==> flow/design.v <==
`timescale 1ns / 1ps
module alu(
        oe,
        opcode,
        in1,
        in2,
        carry,
        out,
        flags
    );
parameter width = 16;
parameter flags_width = 5;
input                       oe;
input [3:0]                 opcode;
input [width-1 : 0]         in1;
input [width-1 : 0]         in2;
input                       carry;
output[width-1 : 0]         out;
output[flags_width-1 : 0]   flags;   
reg [width-1 : 0]           result;
reg                         p, s, z, o, c;
always @(*) begin
    case(opcode)
        0: begin
            {c, result} = in1 + in2 + carry;
            o = (in1[width-1] == in2[width-1]) && (in1[width-1] != result[width-1]);
        end
        1: begin
            {c, result} = in1 - in2 - carry;
            o = (in1[width-1] != in2[width-1]) && (in1[width-1] != result[width-1]);
        end
        2: begin
            {c, result} = in2 - in1 - carry;
            o = (in2[width-1] != in1[width-1]) && (in2[width-1] != result[width-1]);
        end
        4: begin
            result = in1 & in2;
            c = 0;
            o = 0;
        end
        5: begin
            result = in1 | in2;
            c = 0;
            o = 0;
        end
        6: begin
            result = in1 ^ in2;
            c = 0;
            o = 0;
        end
        3: begin
            result = ~(in1 | in2);
            c = 0;
            o = 0;
        end
        7: begin
            result = (in1 << 1) | (in2 << 1);
            c = in1[width-1] | in2[width - 1];
            o = result[width-1] != c;
        end
        8: begin
            result = (in1 >> 1) | (in2 >> 1);
            c = in1[0] | in2[0];
            o = in1[width-1] | in2[width-1];
        end
        9: begin
            result = {in1[width-1], in1[width-1:1]} | {in2[width-1], in2[width-1:1]};
            c = in1[0] | in2[0];
            o = 0;
        end
        default: begin
            result = 0;
            c = 0;
            o = 0;
        end
    endcase
    z = result == 0;
    s = result[width-1];
    p = ~^result;
end
assign out = oe ? result : 0;
assign flags = {p, s, z, o, c};
endmodule
`timescale 1ns / 1ps
module bus(
        alu_in,
        ram_in,
        ram_out,
        io_in,
        io_out,
        regs_in,
        regs_out,
        cp_in,
        cp_out,
        ind_in,
        ind_out,
        am_out,
        aie_out,
        t1_out,
        t2_out,
        offset_in,
        ri_out,
        disp_out
    );
parameter width = 16;
input [width-1 : 0] alu_in;
input [width-1 : 0] ram_in;
input [width-1 : 0] io_in;
input [width-1 : 0] regs_in;
input [width-1 : 0] cp_in;
input [width-1 : 0] ind_in;
input [width-1 : 0] offset_in;
output[width-1 : 0] am_out;
output[width-1 : 0] aie_out;
output[width-1 : 0] t1_out;
output[width-1 : 0] t2_out;
output[width-1 : 0] ri_out;
output[width-1 : 0] ram_out;
output[width-1 : 0] io_out;
output[width-1 : 0] regs_out;
output[width-1 : 0] cp_out;
output[width-1 : 0] ind_out;
output[width-1 : 0] disp_out;
wire [width-1 : 0]  bus;
assign bus = alu_in | ram_in | io_in | regs_in | cp_in | ind_in | offset_in;
assign am_out = bus;
assign aie_out = bus;
assign ram_out = bus;
assign io_out = bus;
assign regs_out = bus;
assign cp_out = bus;
assign ind_out = bus;
assign t1_out = bus;
assign t2_out = bus;
assign ri_out = bus;
assign disp_out = bus;
endmodule
`timescale 1ns / 1ps
module register(
        clk,
        rst,
        oe,
        we,
        in,
        out,
        disp_out
    );
parameter width = 16;
input               clk;
input               rst;
input               oe;
input               we;
input [width-1 : 0] in;
output[width-1 : 0] out;
output[width-1 : 0] disp_out;
reg [width-1 : 0]   data;
always @(posedge clk) begin
    if(rst)
        data <= 0;
    else if(we)
        data <= in;
end
assign out = oe ? data : 0;
assign disp_out = data;
endmodule
`timescale 1ns / 1ps
module registers(
        clk,
        oe,
        we,
        addr,
        in,
        out,
        disp_addr,
        disp_out
    );
parameter width = 16;
parameter depth = 8;
parameter addr_width = 3;
input clk;
input oe;
input we;
input [addr_width-1 : 0]    addr;
input [width-1 : 0]         in;
output[width-1 : 0]         out;
input [addr_width-1 : 0]    disp_addr;
output[width-1 : 0]         disp_out;
reg [width-1 : 0]           regs[depth-1 : 0];
always @(posedge clk) begin
    if(we)
        regs[addr] <= in;
end
assign out = oe ? regs[addr] : 0;
assign disp_out = regs[disp_addr];
endmodule
`timescale 1ns / 1ps
module uc(
        clk,
        rst,
        ri,
        ind,
        regs_addr,
        regs_oe,
        regs_we,
        alu_oe,
        alu_carry,
        alu_opcode,
        ram_oe,
        ram_we,
        io_oe,
        io_we,
        cp_oe,
        cp_we,
        ind_sel,
        ind_oe,
        ind_we,
        am_oe,
        am_we,
        aie_oe,
        aie_we,
        t1_oe,
        t1_we,
        t2_oe,
        t2_we,
        ri_oe,
        ri_we,
        disp_state
    );
parameter word_width =          16;
parameter state_width =         16;
input                           clk;
input                           rst;
input [word_width-1 : 0]        ri;
input [word_width-1 : 0]        ind;
output reg                      alu_oe;
output reg                      alu_carry;
output reg[3 : 0]               alu_opcode;
output reg                      ram_oe;
output reg                      ram_we;
output reg                      io_oe;
output reg                      io_we;
output reg[2 : 0]               regs_addr;
output reg                      regs_oe;
output reg                      regs_we;
output reg                      cp_oe;
output reg                      cp_we;
output reg                      ind_sel;         
output reg                      ind_oe;
output reg                      ind_we;
output reg                      am_oe;
output reg                      am_we;
output reg                      aie_oe;
output reg                      aie_we;
output reg                      t1_oe;
output reg                      t1_we;
output reg                      t2_oe;
output reg                      t2_we;
output reg                      ri_oe;           
output reg                      ri_we;
output[state_width-1 : 0]       disp_state;
wire [0:6]                      cop;
wire                            d;
wire [0:1]                      mod;
wire [0:2]                      rg;
wire [0:2]                      rm;
wire [0:3]							  jump_val;
assign jump_val = {ri[4], ri[5], ri[6], ri[7]};
assign cop  = {ri[0], ri[1], ri[2], ri[3], ri[4], ri[5], ri[6]};
assign d    = {ri[7]};
assign mod  = {ri[8], ri[9]};
assign rg   = {ri[10], ri[11], ri[12]};
assign rm   = {ri[13], ri[14], ri[15]};
reg [state_width-1 : 0] state, state_next;
reg [state_width-1 : 0] decoded_src, decoded_src_next;       
reg [state_width-1 : 0] decoded_dst, decoded_dst_next;       
reg [state_width-1 : 0] decoded_exec, decoded_exec_next;     
reg [state_width-1 : 0] decoded_store, decoded_store_next;   
reg decoded_d, decoded_d_next;                               
always @(posedge clk) begin
    state <= 'h00;
    if(!rst) begin
        state <= state_next;
        if(state == 'h20) begin
            decoded_src <= decoded_src_next;
            decoded_dst <= decoded_dst_next;
            decoded_exec <= decoded_exec_next;
            decoded_store <= decoded_store_next;
            decoded_d <= decoded_d_next;
        end
    end
end
always @(*) begin
    state_next = 'h00;
    decoded_src_next = 'h00;
    decoded_dst_next = 'h00;
    decoded_exec_next = 'h00;
    decoded_store_next = 'h00;
    decoded_d_next = 0;
    alu_oe = 0;
    alu_carry = 0;
    alu_opcode = 0;
    ram_oe = 0;
    ram_we = 0;
    io_oe = 0;
    io_we = 0;
    regs_addr = 0;
    regs_oe = 0;
    regs_we = 0;
    cp_oe = 0;
    cp_we = 0;
    ind_sel = 0;
    ind_oe = 0;
    ind_we = 0;
    am_oe = 0;
    am_we = 0;
    aie_oe = 0;
    aie_we = 0;
    t1_oe = 0;
    t1_we = 0;
    t2_oe = 0;
    t2_we = 0;
    ri_oe = 0;
    ri_we = 0;
    case(state)
        'h00: begin
            state_next = 'h10;
        end
        'h10: begin
            cp_oe = 1;
            am_we = 1;
            state_next = 'h10 + 1;
        end
        'h10 + 'd1: begin
            am_oe = 1;
            state_next = 'h10 + 2;
        end
        'h10 + 'd2: begin
            ram_oe = 1;
            ri_we = 1;
            state_next = 'h20;
        end
        'h20: begin
				if(cop[1] == 0)begin		 
					if(cop[3] == 0) begin	 
						if(cop[0] == 0) begin	 
							if(cop[2] == 0) begin	 
								if(cop[5] == 1)begin				 
									decoded_d_next      = d;
									decoded_dst_next    = (mod == 2'b11) || (d == 1) ? 'h50 : 'h54;
									decoded_exec_next   = 'h60;
									decoded_src_next    = (cop[0:6] == 7'b0000011 && mod != 2'b11) ? 'h130 : ((mod == 2'b11) || (d == 1) ? 'h50 : 'h54);
									decoded_store_next  = (mod == 2'b11) || (d == 1) ? 'h70 : 'h74;
								end
								else begin							 
									decoded_d_next      = d;
									decoded_dst_next    = (mod == 2'b11) || (d == 1) ? 'h50 : 'h54;
									decoded_exec_next   = 'h60;
									decoded_src_next    = (cop[4:6]== 3'b101 && mod != 2'b11) ? 'h60 : ((mod == 2'b11) || (d == 0) ? 'h40 : 'h44);
									decoded_store_next  =  cop[4:6]== 3'b101 ? 'h10 : ((mod == 2'b11) || (d == 1) ? 'h70 : 'h74);
								end
							end
							if(cop[2] == 1) begin	 
								if(cop[5] == 1)begin				 
									decoded_d_next      = d;
									decoded_dst_next    = (mod == 2'b11) || (d == 1) ? 'h50 : 'h54;
									decoded_exec_next   = 'h60;
									decoded_src_next    = 'h110;
									decoded_store_next  = (mod == 2'b11) || (d == 1) ? 'h70 : 'h74;
								end
								else begin							 
									decoded_d_next      = d;
									decoded_dst_next    = (mod == 2'b11) || (d == 1) ? 'h50 : 'h54;
									decoded_exec_next   = 'h60;
									decoded_src_next    = 'h110;
									decoded_store_next  =  cop[4:6]== 3'b101 ? 'h10 : ((mod == 2'b11) || (d == 1) ? 'h70 : 'h74);
								end
							end
						end
						if(cop[0] == 1) begin	 
									decoded_d_next      = d;
									decoded_dst_next    = (mod == 2'b11) || (d == 1) ? 'h50 : 'h54;
									decoded_exec_next   = 'h60;
									decoded_src_next    = (cop[0:6] == 7'b1000011 && mod != 2'b11) ? 'h160 : ((mod == 2'b11) || (d == 1) ? 'h50 : 'h54);
									decoded_store_next  = 'h80;
						end
					end
					if(cop[3] == 1) begin	 
						if(cop[0] == 0) begin	 
							if(cop[2] == 0) begin	 
								 decoded_d_next      = 0;
								 decoded_dst_next    = mod == 2'b11 ? 'h50 : 'h54;
								 decoded_src_next    = mod == 2'b11 ? 'h40 : 'h44;
								 decoded_exec_next   = 'h60;
								 decoded_store_next  = mod == 2'b11 ? 'h70 : 'h74; 
							end
						end
						if(cop[0] == 1) begin	 
							if(cop[2] == 0) begin	 
								decoded_src_next	  = 'h60;
							end
						end
					end
				end
				if(cop[1] == 1)begin		 
					if(cop[3] == 0) begin	 
						if(cop[0] == 0) begin	 
							if(cop[2] == 0) begin	 
								decoded_d_next      = d;
								decoded_dst_next    = (mod == 2'b11) || (d == 1) ? 'h50 : 'h54;
								decoded_src_next    = (mod == 2'b11) || (d == 0) ? 'h40 : 'h44;
								decoded_exec_next   = 'h64;
								decoded_store_next  = 'h80 ; 
							end
							if(cop[2] == 1) begin	 
								decoded_d_next      = d;
								decoded_dst_next    = (mod == 2'b11) || (d == 1) ? 'h50 : 'h54; 
								decoded_src_next    = 'h110;
								decoded_exec_next   = 'h64;
								decoded_store_next  = 'h80 ;
							end
						end
					end
					if(cop[3] == 1) begin	 
						if(cop[0] == 0) begin	 
							if(cop[2] == 0) begin	 
								decoded_d_next      = d;
								decoded_dst_next    = (mod == 2'b11) || (d == 1) ? 'h50 : 'h54;	 
								decoded_src_next    = (mod == 2'b11) || (d == 0) ? 'h40 : 'h44;
								decoded_exec_next   = 'h64;
								decoded_store_next  = (mod == 2'b11) || (d == 1) ? 'h70 : 'h74;	 
							end
							if(cop[2] == 1) begin	 
								decoded_d_next      = d;
								decoded_dst_next    = (mod == 2'b11) || (d == 1) ? 'h50 : 'h54; 
								decoded_src_next    = 'h110;
								decoded_exec_next   = 'h64;
								decoded_store_next  = (mod == 2'b11) || (d == 1) ? 'h70 : 'h74;
							end
						end
					end
				end			
					case(mod)
						 2'b00: begin
							  state_next = rm[0] ? 'h34 : 'h30;
						 end
						 2'b11: begin
							  state_next = decoded_src_next;
						 end
						 2'b10: begin
							  state_next = 'h90;
						 end
					endcase
        end
		  'h150:begin
				regs_addr = 3;
				regs_oe = 1;
				t2_we = 1;
				state_next = 'h150 + 1;
		  end
		  'h150 + 'd1:begin
				t1_oe = 0;
				t2_oe = 1;
				alu_opcode = 2;
				alu_carry = 1;
				alu_oe = 1;
				regs_addr = 3;
				regs_we = 1;
				t2_we = 1;
				am_we = 1;
				state_next = 'h150 + 2;
		  end
		  'h150 +'d2:begin
				am_oe = 1;
				ind_oe = 1;
				ram_we = 1;
				state_next = 'h120 + 3;
		  end
		  'h120:begin
				regs_addr = 3;
				regs_oe = 1;
				t2_we = 1;
				state_next = 'h120 + 1;
		  end
		  'h120 + 'd1:begin
				t1_oe = 0;
				t2_oe = 1;
				alu_opcode = 2;
				alu_carry = 1;
				alu_oe = 1;
				regs_addr = 3;
				regs_we = 1;
				t2_we = 1;
				am_we = 1;
				state_next = 'h120 + 2;
		  end
		  'h120 +'d2:begin
				am_oe = 1;
				t1_oe = 1;
				t2_oe = 0;
				alu_opcode = 5;
				alu_oe = 1;
				ram_we = 1;
				state_next = 'h120 + 3;
		  end
		  'h120+'d3:begin
				state_next = 'h80;
		  end
		  'h160:begin
				regs_addr = 3;
				regs_oe = 1;
				am_we = 1;
				t2_we = 1;
				state_next = 'h160 +1;
			end	
		  'h160 + 'd1:begin
				t2_oe = 1;
				alu_opcode = 0;
				alu_carry = 1;
				alu_oe = 1;
				regs_addr = 3;
				regs_we = 1;
				am_oe = 1;
				state_next = 'h160+2;
			end
		  'h160+ 'd2:begin
				ram_oe = 1;
				ind_we = 1;
				state_next = decoded_store;
			end
		  'h130:begin
				regs_addr = 3;
				regs_oe = 1;
				am_we = 1;
				t2_we = 1;
				state_next = 'h130 +1;
			end
			'h130 + 'd1:begin
				t1_oe = 0;
				t2_oe = 1;
				alu_opcode = 0;
				alu_carry = 1;
				alu_oe = 1;
				regs_addr = 3;
				regs_we = 1;
				am_oe = 1;
				state_next = 'h130+2;
			end
			'h130+ 'd2:begin
				ram_oe = 1;
				t2_we = 1;
				if(mod == 2'b11)
					state_next = 'h130+4;
				else
					state_next = 'h130+3;
			end
			'h130+ 'd3:begin
				t1_oe = 1;
				t2_oe = 0;
				alu_opcode = 5;
				alu_oe = 1;
				am_we = 1;
				state_next = 'h130+4;
			end
			'h130+ 'd4:begin
				t1_oe = 0;
				t2_oe = 1;
				alu_opcode = 5;
				alu_oe = 1;
				t1_we = 1;
				state_next = decoded_store;
			end
		  'h90: begin
				cp_oe = 1;
				t1_we = 1;
				state_next = 'h90 + 1;
		  end
		  'h90 + 'd1: begin
				t1_oe = 1;
            t2_oe = 0;
            alu_carry = 1;
            alu_opcode = 0;
				alu_oe = 1;
				cp_we = 1;
				state_next = rm[0] ? 'h34 : 'h30;
		  end
		  'h34: begin
            regs_addr = rm;
            regs_oe = 1;
            if(decoded_d)
                t2_we = 1;
            else
                t1_we = 1;
            if(mod == 2'b10)
					state_next = 'h100;
				else
					if(cop[2] == 1)
						state_next = 'h110;
					else
						state_next = decoded_src;
        end
		  'h30: begin
            regs_addr = rm[1] ? 7 : 6;
            regs_oe = 1;
            t1_we = 1;
            state_next = 'h30 + 1;
        end
        'h30 + 'd1: begin
            regs_addr = rm[2] ? 5 : 4;
            regs_oe = 1;
            t2_we = 1;
            state_next = 'h30 + 2;
        end
        'h30 + 'd2: begin
            t1_oe = 1;
            t2_oe = 1;
            alu_carry = 0;
            alu_opcode = 0;
            alu_oe = 1;
            if(decoded_d)
                t2_we = 1;
            else
                t1_we = 1;
				if(mod == 2'b10)
					state_next = 'h100;
				else
					if(cop[2] == 1)
						state_next = 'h110;
					else
						state_next = decoded_src;
        end
		  'h100: begin
				cp_oe = 1;
            am_we = 1;
				state_next = 'h100 + 1;
		  end
		  'h100 + 'd1: begin
				am_oe = 1;
				state_next = 'h100 + 2;
		  end
		  'h100 + 'd2: begin
				ram_oe = 1;
				if(decoded_d)
                t1_we = 1;
            else
                t2_we = 1;
				state_next = 'h100 + 3;
		  end
		  'h100 + 'd3: begin
				t1_oe = 1;
            t2_oe = 1;
            alu_carry = 0;
            alu_opcode = 0;
            alu_oe = 1;
            if(decoded_d)
                t2_we = 1;
            else
                t1_we = 1;
				if(cop[2] == 1)
					state_next = 'h110;
				else	
					state_next = decoded_src;
		  end
		  'h110: begin
				cp_oe = 1;
				t2_we = 1;
				state_next = 'h110 + 1;
		  end
		  'h110 + 'd1: begin
				t1_oe = 0;
				t2_oe = 1;
				alu_carry = 1;
            alu_opcode = 0;
				alu_oe = 1;
				cp_we = 1;
				state_next = 'h110 + 2;
		  end
		  'h110 + 'd2: begin
				cp_oe = 1;
				am_we = 1;
				state_next = 'h110 + 3;
		  end
		  'h110 + 'd3: begin
				am_oe = 1;
				state_next = 'h110 + 4;
		  end
		  'h110 + 'd4: begin
				ram_oe = 1;
				if(decoded_d)
                t1_we = 1;
            else
                t2_we = 1;
				state_next = decoded_dst;
		  end
        'h40: begin
            regs_addr = decoded_d ? rm : rg;
            regs_oe = 1;
            t2_we = 1;
            state_next = decoded_dst;
        end
        'h44: begin
            t1_oe = 0;
            t2_oe = 1;
            alu_opcode = 5;
            alu_oe = 1;
            am_we = 1;
            state_next = 'h44 + 1;
        end
        'h44 + 'd1: begin
            am_oe = 1;
            state_next = 'h44 + 2;
        end
        'h44 + 'd2: begin
            ram_oe = 1;
            t2_we = 1;
            state_next = decoded_dst;
        end
        'h50: begin
            regs_addr = decoded_d ? rg : rm;
            regs_oe = 1;
            t1_we = 1;
				if(cop[0:6] == 2)
					state_next = 'h120;
				else	if(cop[0:6] == 3)
					state_next = 'h130;
				else	if(cop[0:6] == 7'b1000010)
					state_next = 'h150;
				else	if(cop[0:6] == 7'b1000011)
					state_next = 'h160;
				else
					state_next = decoded_exec;
        end
        'h54: begin
            t1_oe = 1;
            t2_oe = 0;
            alu_opcode = 5;
            alu_oe = 1;
            am_we = 1;
            state_next = 'h54 + 1;
        end
        'h54 + 'd1: begin
            am_oe = 1;
            state_next = 'h54 + 2;
        end
        'h54 + 'd2: begin
            ram_oe = 1;
            t1_we = 1;
				if(cop[0:6] == 2)
					state_next = 'h120;
				else	if(cop[0:6] == 3)
					state_next = 'h130;
				else	if(cop[0:6] == 7'b1000010)
					state_next = 'h150;
				else	if(cop[0:6] == 7'b1000011)
					state_next = 'h160;
				else
					state_next = decoded_exec;
        end
        'h60: begin
					if(cop[0] == 0) begin  
						if(cop[3] == 1) begin
							t1_oe = 1;
							case(cop[4:6])
								 3'b000: begin                                
									  alu_carry = 1;
									  alu_opcode = 0;
								 end
								 3'b001: begin                                
									  alu_carry = 1;
									  alu_opcode = 1;
								 end
								 3'b010: begin                                
									  alu_carry = 0;
									  alu_opcode = 2;
								 end
								 3'b011: begin                                
									  alu_opcode = 3;
								 end
								 3'b100: alu_opcode = 7;                   
								 3'b101: alu_opcode = 8;                   
								 3'b110: alu_opcode = 9;                   
							endcase
							ind_sel = 1;
							ind_we = 1;
						end
						else begin
							case(cop[4:6])
								3'b000: begin												 
									t2_oe = 1;
									alu_opcode = 5;
								end
								3'b101:begin												 
									t1_oe = 1;
									alu_opcode = 5;
									cp_we = 1;
								end
							endcase
						end
						alu_oe = 1;
						t1_we = 1;
						state_next = decoded_store;
					end
					else begin 
						case(jump_val)
							4'b0000: begin									 
								if( (ind[4] | ind[2]) == 1 )
									state_next = 'h140;
								else state_next = 'h80;
							end
							4'b0001: begin									 
								if( ind[3] == 1 )
									state_next = 'h140;
								else state_next = 'h80;
							end
							4'b0010: begin									 
								if( ((ind[1]^ind[3]) | ind[2]) == 1 )
									state_next = 'h140;
								else state_next = 'h80;
							end
							4'b0011: begin									 
								if( (ind[1]^ind[3]) == 1 )
									state_next = 'h140;
								else state_next = 'h80;
							end
							4'b0100: begin									 
								if( ind[2] == 1 )
									state_next = 'h140;
								else state_next = 'h80;
							end
							4'b0101: begin									 
								if( ind[1] == 1 )
									state_next = 'h140;
								else state_next = 'h80;
							end
							4'b0110: begin									 
								if( ind[3] == 1 )
									state_next = 'h140;
								else state_next = 'h80;
							end
							4'b0111: begin									 
								if( ind[4] == 1 )
									state_next = 'h140;
								else state_next = 'h80;
							end
							4'b1000: begin									 
								if( (ind[4] | ind[2] ) == 0 )
									state_next = 'h140;
								else state_next = 'h80;
							end
							4'b1001: begin									 
								if( ind[0] == 0 )
									state_next = 'h140;
								else state_next = 'h80;
							end
							4'b1010: begin									 
								if( ((ind[1]^ind[3]) | ind[2]) == 0 )
									state_next = 'h140;
								else state_next = 'h80;
							end
							4'b1011: begin									 
								if( (ind[1]^ind[3]) == 0 )
									state_next = 'h140;
								else state_next = 'h80;
							end
							4'b1100: begin									 
								if( ind[2] == 0 )
									state_next = 'h140;
								else state_next = 'h80;
							end
							4'b1101: begin									 
								if( ind[1] == 0 )
									state_next = 'h140;
								else state_next = 'h80;
							end
							4'b1110: begin									 
								if( ind[3] == 0 )
									state_next = 'h140;
								else state_next = 'h80;
							end
							4'b1111: begin									 
								if( ind[4] == 0 )
									state_next = 'h140;
								else state_next = 'h80;
							end
						endcase
					end
        end
        'h64: begin
            t1_oe = 1;
            t2_oe = 1;
            case(cop[4:6])
                3'b000: begin                                
                    alu_carry = 0;
                    alu_opcode = 0;
                end
                3'b001: begin                                
                    alu_carry = ind[0];
                    alu_opcode = 0;
                end
                3'b010: begin                                
                    alu_carry = 0;
                    alu_opcode = 1;
                end
                3'b011: begin                                
                    alu_carry = ind[0];
                    alu_opcode = 1;
                end
                3'b100: alu_opcode = 4;                   
                3'b101: alu_opcode = 5;                    
                3'b110: alu_opcode = 6;                   
            endcase
            alu_oe = 1;
            t1_we = 1;
            ind_sel = 1;
            ind_we = 1;
            state_next = decoded_store;
        end
		  'h140:begin
				cp_oe = 1;
				t1_we = 1;
				state_next = 'h140 + 1;
		  end
		  'h140 + 'd1:begin
				ri_oe = 1;
				t2_we = 1;
				state_next = 'h140 + 2;
		  end
		  'h140 + 'd2:begin
				t1_oe = 1;
				t2_oe = 1;
				alu_opcode = 0;
				alu_carry = 0;
				alu_oe = 1;
				cp_we = 1;
				state_next = 'h10;
		  end
        'h70: begin
            t1_oe = 1;
            t2_oe = 0;
            alu_opcode = 5;
            alu_oe = 1;
            regs_addr = decoded_d ? rg : rm;
            regs_we = 1;
            state_next = 'h80;
        end
        'h74: begin
            t1_oe = 1;
            t2_oe = 0;
            alu_opcode = 5;
            alu_oe = 1;
            am_oe = 1;
            ram_we = 1;
            state_next = 'h74 + 1;
        end
        'h74 + 'd1: begin
            state_next = 'h80;
        end
        'h80: begin
            cp_oe = 1;
            t1_we = 1;
            state_next = 'h80 + 1;
        end
        'h80 + 'd1: begin
            t1_oe = 1;
            cp_we = 1;
            alu_oe = 1;
            alu_carry = 1;
            alu_opcode = 0;
            state_next = 'h10;
        end
        default: ;
    endcase
end
assign disp_state = state;
endmodule
`timescale 1ns / 1ps
module calc_didactic(
        clk,
        rst,
        mem_addr,
        mem_we,
        mem_wdata,
        mem_rdata
    );
parameter addr_width = 10;
parameter word_width = 16;
input                       clk;
input                       rst;
output[addr_width-1 : 0]    mem_addr;
output                      mem_we;
output[word_width-1 : 0]    mem_wdata;
input [word_width-1 : 0]    mem_rdata;
wire[word_width-1 : 0]      disp_cp, disp_ind, disp_am, disp_aie, disp_t1, disp_t2, disp_ri, disp_mag;
wire[word_width-1 : 0]      disp_state, disp_reg_data;
wire[word_width-1 : 0]      io_in;
wire                        io_oe, io_we;
wire                        cp_oe;
wire                        cp_we;
wire[word_width-1 : 0]      cp_in;
wire[word_width-1 : 0]      cp_out;
register #(word_width) cp(clk, rst, cp_oe, cp_we, cp_in, cp_out, disp_cp);
wire                        ind_oe;
wire                        ind_we;
wire[word_width-1 : 0]      ind_in;
wire[word_width-1 : 0]      ind_out;
register #(word_width) ind(clk, rst, ind_oe, ind_we, ind_in, ind_out, disp_ind);
wire                        am_oe;
wire                        am_we;
wire[word_width-1 : 0]      am_in;
wire[word_width-1 : 0]      am_out;
register #(word_width) am(clk, rst, am_oe, am_we, am_in, am_out, disp_am);
wire                        aie_oe;
wire                        aie_we;
wire[word_width-1 : 0]      aie_in;
wire[word_width-1 : 0]      aie_out;
register #(word_width) aie(clk, rst, aie_oe, aie_we, aie_in, aie_out, disp_aie);
wire                        t1_oe;
wire                        t1_we;
wire[word_width-1 : 0]      t1_in;
wire[word_width-1 : 0]      t1_out;
register #(word_width) t1(clk, rst, t1_oe, t1_we, t1_in, t1_out, disp_t1);
wire                        t2_oe;
wire                        t2_we;
wire[word_width-1 : 0]      t2_in;
wire[word_width-1 : 0]      t2_out;
register #(word_width) t2(clk, rst, t2_oe, t2_we, t2_in, t2_out, disp_t2);
wire                        ri_oe;
wire                        ri_we;
wire[word_width-1 : 0]      ri_in;
wire[word_width-1 : 0]      ri_out;
register #(word_width) ri(clk, rst, ri_oe, ri_we, ri_in, ri_out, disp_ri);
wire                        alu_oe;
wire[3 : 0]                 alu_opcode;
wire                        alu_carry;
wire[word_width-1 : 0]      alu_out;
wire[4 : 0]                 alu_flags;
alu #(word_width, 5) alu(alu_oe, alu_opcode, t1_out, t2_out, alu_carry, alu_out, alu_flags);
wire                        ram_oe;
wire                        ram_we;
wire[word_width-1 : 0]      ram_in;
wire[word_width-1 : 0]      ram_out;
assign mem_addr = am_out[addr_width-1 : 0];
assign mem_we = ram_we;
assign mem_wdata = ram_in;
assign ram_out = ram_oe ? mem_rdata : 0;
wire                        regs_oe;
wire                        regs_we;
wire[2 : 0]                 regs_addr;
wire[word_width-1 : 0]      regs_in;
wire[word_width-1 : 0]      regs_out;
registers #(word_width) regs(clk, regs_oe, regs_we, regs_addr, regs_in, regs_out, 3'b000, disp_reg_data);
wire                        ind_sel;
wire[word_width-1 : 0]      ind_mag;
assign ind_in = ind_sel ? alu_flags : ind_mag;
wire[word_width-1 : 0]      offset_out;
assign offset_out = {{8{ri_out[8]}}, ri_out[8], ri_out[9], ri_out[10], ri_out[11], ri_out[12], ri_out[13], ri_out[14], ri_out[15]};
bus #(word_width) mag(alu_out, ram_out, ram_in, {word_width{1'b0}}, io_in, regs_out, regs_in, cp_out, cp_in, ind_out, ind_mag, am_in, aie_in, t1_in, t2_in, offset_out, ri_in, disp_mag);
uc #(word_width) uc(clk, rst, disp_ri, disp_ind, regs_addr, regs_oe, regs_we, alu_oe, alu_carry, alu_opcode, ram_oe, ram_we, io_oe, io_we, cp_oe, cp_we, ind_sel, ind_oe, ind_we, am_oe, am_we, aie_oe, aie_we, t1_oe, t1_we, t2_oe, t2_we, ri_oe, ri_we, disp_state);
endmodule
-- From RTL to reports: calc_didactic
The steps from the RTL of calc_didactic to its reports follow in flow order.
Line numbers count from 1 in the design file above.
Operators carry their Yosys type and port widths (W data, S select, Z words).
The mark n/a stands for no value.
- design top: calc_didactic
- clock: clk
- standard-cell library: sky130hd
- corner: tt_025C_1v80

-- After elaboration
Counts by Yosys on the flattened word-level netlist (proc, flatten, opt, wreduce; memories kept). Register bits leave out memories and registers merged into their read ports (data or address). Print and check cells are left out.
Memory sizes are those after Yosys's memory passes, which may raise the word count (mostly to a power of two), join words into wider ones and drop unused or constant bits.
- $add $sub $neg: 6
- noted bitwise operators: 19
- noted reductions and logical operators: 53
- mux-type cells at 159
- eq/ne operators: 99
- operators by type and width (kind ; count):
    $mux W16 ; 67
    $pmux W16 S42 ; 1
    $eq A16 B9 Y1 const B ; 27
    $pmux W16 S15 ; 1
    $eq A16 B7 Y1 const B ; 13
    $pmux W16 S10 ; 1
    $mux W9 ; 15
    $or A16 B16 Y16 ; 8
    $eq A32 B1 Y1 const B ; 3
    $logic_not A32 Y1 ; 3
    $eq A16 B6 Y1 const B ; 5
    $eq A16 B8 Y1 const B ; 4
    $eq A16 B5 Y1 const B ; 3
    $pmux W16 S3 ; 1
    $eq A4 B4 Y1 const B ; 10
    $mux W1 ; 40
    $mux W3 ; 12
    $sub A16 B16 Y17 ; 2
    $sub A17 B1 Y17 ; 2
    $logic_not A16 Y1 ; 2
    $or A32 B1 Y32 ; 1
    $eq A4 B3 Y1 const B ; 8
    $reduce_or A7 Y1 ; 4
    $reduce_or A2 Y1 ; 13
    $pmux W4 S6 ; 1
    $reduce_or A11 Y1 ; 2
    $reduce_or A10 Y1 ; 2
    $reduce_or A18 Y1 ; 1
Other operator kinds: 44; their cells: 84.
- memories: 1
- noted bits in registers: 171
- noted RAM bits: 128
- cells after elaboration: 349
- output and inout bits: 27
- memory list (memory ; depth ; width ; read ports ; wr ports ; RTL line ; text):
    regs.regs ; 8 ; 16 ; 1 ; 1 ; 188 ; reg [width-1 : 0]           regs[depth-1 : 0];

-- Longest topological paths
Yosys ltp: most cells in a row. Word level: on the elaborated netlist, between registers, memories and ports. Mapped: between sequential cells and ports; inverters and the memories' decode and read muxes count.
- noted depth after elaboration: 22
- ABC_AREA: 0
- noted mapped depth: 29
- gate-level depth less buffers: 24

-- Netlist
Yosys stat after the flow's synthesis: flattened, memories mapped to cells. It holds for the ABC_AREA given above (unset counts as 0); a run with the other value may have another netlist.
Totals and module areas in this step are rounded.
- cell types (cell type ; count ; area in all (um^2)):
    sky130_fd_sc_hd__edfxtp_1 ; 141 ; 4.23E+03
    sky130_fd_sc_hd__dfxtp_1 ; 98 ; 1.96E+03
    sky130_fd_sc_hd__ha_1 ; 96 ; 1.2E+03
    sky130_fd_sc_hd__nand2_1 ; 221 ; 829.546
    sky130_fd_sc_hd__nor2_1 ; 164 ; 615.59
    sky130_fd_sc_hd__a211oi_1 ; 77 ; 578.054
    sky130_fd_sc_hd__a21oi_1 ; 98 ; 490.47
    sky130_fd_sc_hd__inv_1 ; 103 ; 386.621
    sky130_fd_sc_hd__o21ai_0 ; 74 ; 370.355
    sky130_fd_sc_hd__mux4_2 ; 13 ; 292.781
    sky130_fd_sc_hd__nand3_1 ; 53 ; 265.254
    sky130_fd_sc_hd__clkbuf_1 ; 70 ; 262.752
    sky130_fd_sc_hd__xnor2_1 ; 29 ; 253.994
    sky130_fd_sc_hd__mux2i_1 ; 23 ; 230.221
    sky130_fd_sc_hd__and2_1 ; 31 ; 193.936
    sky130_fd_sc_hd__nor3_1 ; 38 ; 190.182
    sky130_fd_sc_hd__o211ai_1 ; 23 ; 172.666
    sky130_fd_sc_hd__a21o_1 ; 22 ; 165.158
Not listed: further types 97, cells in them 459.
- noted synthesis area: 16500 um^2
- cells in the netlist at 1833
- flip-flops at 239
The figures by module come from a second, unflattened synthesis with its own total; it is not the netlist above.
- cells (unflattened synthesis): 2119
- noted area (unflattened synthesis): 19600 um^2
Each row is one instance without its submodules.
- by module (module ; times used ; area (um^2) ; cells):
    registers #(width=16) ; 1 ; 6140 ; 361
    alu ; 1 ; 4360 ; 638
    register #(width=16) ; 6 ; 684 ; 69
    uc #(word_width=16) ; 1 ; 3270 ; 462
    bus #(width=16) ; 1 ; 1440 ; 208
    calc_didactic ; 1 ; 275 ; 36

-- Worst setup path after synthesis
Source: OpenSTA report_checks on the synthesized netlist (no wires, ideal clock, input and output delay 20% of the period each), path of least setup slack; recovery checks are left aside. Register names are those of the netlist, which keeps one name where synthesis merged equal registers.
- kind: register to output
- start point: reg uc.state[2]
- end point: out mem_wdata[15]
- setup slack: 3006 ps
- buffers on the path at 5
- noted driving pins on the path: 22
- path delay at 4994 ps
- noted required time: 8000 ps
- arrival time at 4994 ps
- clock period: 10000 ps
- noted synthesis period reached: 6994 ps
"path delay" is the arrival time less input delay plus setup time.
A path that ends at an output port has no setup time.
"driving pins on the path" counts driving pins, that of a launching flip-flop among them; a cell with two outputs on the path counts twice.
"synthesis period reached" = period - worst setup slack (recovery checks aside). The figure is calculated, with input and output delays left at 20% of the set period.
The rows between start and end are the longest chain of elaborated cells between them; the timing report does not say that the signal goes this way. Where chains are equally long, one stands for them.
A line is the first line of the expression or statement that the cell stems from. Yosys adds cells for indexed reads and writes and turns some case tables into memories.
- path through: sky130_fd_sc_hd__dfxtp_1 > sky130_fd_sc_hd__buf_4 > sky130_fd_sc_hd__buf_4 > sky130_fd_sc_hd__or4_1 > sky130_fd_sc_hd__clkbuf_1 > sky130_fd_sc_hd__nor4_1 > sky130_fd_sc_hd__a211o_1 > sky130_fd_sc_hd__or2_2 > sky130_fd_sc_hd__buf_2 > sky130_fd_sc_hd__buf_1 > sky130_fd_sc_hd__nand2_1 > sky130_fd_sc_hd__ha_1 > sky130_fd_sc_hd__inv_1 > sky130_fd_sc_hd__ha_1 > sky130_fd_sc_hd__a21o_1 > sky130_fd_sc_hd__a21o_1 > sky130_fd_sc_hd__a21o_1 > sky130_fd_sc_hd__or3b_2 > sky130_fd_sc_hd__o221ai_1 > sky130_fd_sc_hd__xnor2_2 > sky130_fd_sc_hd__a211oi_4 > sky130_fd_sc_hd__o21bai_1
- length of the longest elaborated chain: 13
- RTL lines, path after synthesis (element ; RTL line ; text):
    from (decl) ; 273 ; reg [state_width-1 : 0] state, state_next;
    from (assign) ; 280 ; state <= 'h00;
    from (assign) ; 282 ; state <= state_next;
    $eq A16 B9 Y1 ; 324 ; case(state)
    $reduce_or A11 Y1 ; n/a ;
    $pmux W1 S2 ; 324 ;
    $mux W16 ; 163 ; assign out = oe ? data : 0;
    $sub A16 B16 Y17 ; 33 ; {c, result} = in2 - in1 - carry;
    $sub A17 B1 Y17 ; 33 ;
    $pmux W16 S10 ; 23 ; case(opcode)
    $mux W16 ; 81 ; assign out = oe ? result : 0;
    $or A16 B16 Y16 x5 ; 125 ; assign bus = alu_in | ram_in | io_in | regs_in | cp_in | ind_in | offset_in;
    to (decl) ; 990 ; output[word_width-1 : 0]    mem_wdata;

-- Worst path after layout
Path of least setup slack in the final report of run 1 (OpenROAD, finished layout, wires in). Where an end is a register, its clock arrival counts in the times.
The report prints the path's times to 10 ps; the period is as set.
- kind: register to output
- start point: reg uc.state[0]
- end point: out mem_wdata[15]
- noted required time: 5020 ps
- setup slack: 60 ps
- arrival time at 4960 ps
- noted driving pins on the path: 24
- buffers on the path at 6
- clock period: 6280 ps
The rows between start and end are the longest chain of elaborated cells between them; the timing report does not say that the signal goes this way. Where chains are equally long, one stands for them.
- path through: sky130_fd_sc_hd__dfxtp_4 > sky130_fd_sc_hd__or4_4 > sky130_fd_sc_hd__nor4_4 > sky130_fd_sc_hd__a211o_1 > sky130_fd_sc_hd__or2_4 > sky130_fd_sc_hd__buf_12 > sky130_fd_sc_hd__buf_16 > sky130_fd_sc_hd__nand2_4 > sky130_fd_sc_hd__inv_4 > sky130_fd_sc_hd__buf_4 > sky130_fd_sc_hd__ha_1 > sky130_fd_sc_hd__buf_4 > sky130_fd_sc_hd__nand2b_1 > sky130_fd_sc_hd__a21oi_1 > sky130_fd_sc_hd__o311a_1 > sky130_fd_sc_hd__nor3_2 > sky130_fd_sc_hd__buf_4 > sky130_fd_sc_hd__o21ai_0 > sky130_fd_sc_hd__o41a_1 > sky130_fd_sc_hd__nor2_1 > sky130_fd_sc_hd__a2111o_1 > sky130_fd_sc_hd__a211oi_4 > sky130_fd_sc_hd__o21bai_2 > sky130_fd_sc_hd__buf_2
- length of the longest elaborated chain: 13
- RTL lines, path after layout (element ; RTL line ; text):
    from (decl) ; 273 ; reg [state_width-1 : 0] state, state_next;
    from (assign) ; 280 ; state <= 'h00;
    from (assign) ; 282 ; state <= state_next;
    $eq A16 B9 Y1 ; 324 ; case(state)
    $reduce_or A11 Y1 ; n/a ;
    $pmux W1 S2 ; 324 ;
    $mux W16 ; 163 ; assign out = oe ? data : 0;
    $sub A16 B16 Y17 ; 33 ; {c, result} = in2 - in1 - carry;
    $sub A17 B1 Y17 ; 33 ;
    $pmux W16 S10 ; 23 ; case(opcode)
    $mux W16 ; 81 ; assign out = oe ? result : 0;
    $or A16 B16 Y16 x5 ; 125 ; assign bus = alu_in | ram_in | io_in | regs_in | cp_in | ind_in | offset_in;
    to (decl) ; 990 ; output[word_width-1 : 0]    mem_wdata;

Ticket comment

Settings and measured results of 6 stored flow runs for module calc_didactic (sky130hd), not sorted in any way. The constraints put input and output delay at 20% of the set period each and load the outputs with 0.01 pF.
"worst setup path time" = time allowed to the worst setup path (clock period - input delay - output delay, where it has them) - its slack; a late launch clock adds to it, a late capture clock takes from it.
"total design power" is the tool's figure for a default switching activity; nothing was simulated.
"worst setup path time" is known to 10 ps.
The results are shown rounded.

Run 1
Settings were CELL_PAD_IN_SITES_DETAIL_PLACEMENT = 0; CELL_PAD_IN_SITES_GLOBAL_PLACEMENT = 0; CORE_MARGIN = 10; CTS_CLUSTER_SIZE = 15; HOLD_SLACK_MARGIN = 0.17; period_ns = 6.28; CAP_MARGIN = 20; CORE_UTILIZATION = 40; SLEW_MARGIN = 20
- noted the post-synthesis cell area: 16,500 um^2
- worst setup path time: 4,960 ps
- worst setup path type: register to output
- noted the setup slack of the critical path: 62 ps
- area of the die: 49,700 um^2
- noted the total design power: 3,720 uW
- smallest hold slack: 448 ps
- std-cell area (final layout) at 21,700 um^2

Run 2
Settings were CORE_UTILIZATION = 57; period_ns = 9.71; CAP_MARGIN = 20; CORE_MARGIN = 2; SLEW_MARGIN = 20
- noted the post-synthesis cell area: 16,500 um^2
- worst setup path time: 7,330 ps
- worst setup path type: register to output
- noted the setup slack of the critical path: 434 ps
- area of the die: 30,300 um^2
- noted the total design power: 2,390 uW
- smallest hold slack: 458 ps
- std-cell area (final layout) at 18,200 um^2

Run 3
Settings were CELL_PAD_IN_SITES_DETAIL_PLACEMENT = 1; CORE_MARGIN = 5; CTS_CLUSTER_SIZE = 15; period_ns = 10.2; CAP_MARGIN = 20; CORE_UTILIZATION = 40; SLEW_MARGIN = 20
- noted the post-synthesis cell area: 16,500 um^2
- worst setup path time: 7,930 ps
- worst setup path type: register to output
- noted the setup slack of the critical path: 226 ps
- area of the die: 45,400 um^2
- noted the total design power: 2,270 uW
- smallest hold slack: 471 ps
- std-cell area (final layout) at 18,400 um^2

Run 4
Settings were CELL_PAD_IN_SITES_DETAIL_PLACEMENT = 0; CELL_PAD_IN_SITES_GLOBAL_PLACEMENT = 0; CORE_MARGIN = 10; CTS_CLUSTER_DIAMETER = 246; CTS_CLUSTER_SIZE = 15; GPL_ROUTABILITY_DRIVEN = 0; HOLD_SLACK_MARGIN = 0.17; MAX_ROUTING_LAYER = met4; MIN_ROUTING_LAYER = met1; SLEW_MARGIN = 20; TNS_END_PERCENT = 70; period_ns = 13.5; CAP_MARGIN = 20; CORE_UTILIZATION = 40
- noted the post-synthesis cell area: 16,500 um^2
- worst setup path time: 7,960 ps
- worst setup path type: register to output
- noted the setup slack of the critical path: 2,840 ps
- area of the die: 49,700 um^2
- noted the total design power: 1,530 uW
- smallest hold slack: 458 ps
- std-cell area (final layout) at 18,000 um^2

Run 5
Settings were ABC_AREA = 1; CELL_PAD_IN_SITES_DETAIL_PLACEMENT = 2; CORE_ASPECT_RATIO = 1.83; CORE_UTILIZATION = 59; MIN_ROUTING_LAYER = met1; PLACE_DENSITY_LB_ADDON = 0.29; SETUP_SLACK_MARGIN = 2.24; TNS_END_PERCENT = 30; period_ns = 10.2; CAP_MARGIN = 20; CORE_MARGIN = 2; SLEW_MARGIN = 20
- not finished: placement ended with error DPL-0033

Run 6
Settings were CELL_PAD_IN_SITES_DETAIL_PLACEMENT = 0; CELL_PAD_IN_SITES_GLOBAL_PLACEMENT = 0; CORE_MARGIN = 10; CORE_UTILIZATION = 35; CTS_CLUSTER_DIAMETER = 246; CTS_CLUSTER_SIZE = 15; GPL_ROUTABILITY_DRIVEN = 1; HOLD_SLACK_MARGIN = 0.17; MAX_ROUTING_LAYER = met5; MIN_ROUTING_LAYER = met1; SLEW_MARGIN = 20; TNS_END_PERCENT = 70; period_ns = 13.5; CAP_MARGIN = 20
- noted the post-synthesis cell area: 16,500 um^2
- worst setup path time: 8,010 ps
- worst setup path type: register to output
- noted the setup slack of the critical path: 2,790 ps
- area of the die: 56,200 um^2
- noted the total design power: 1,530 uW
- smallest hold slack: 457 ps
- std-cell area (final layout) at 18,100 um^2
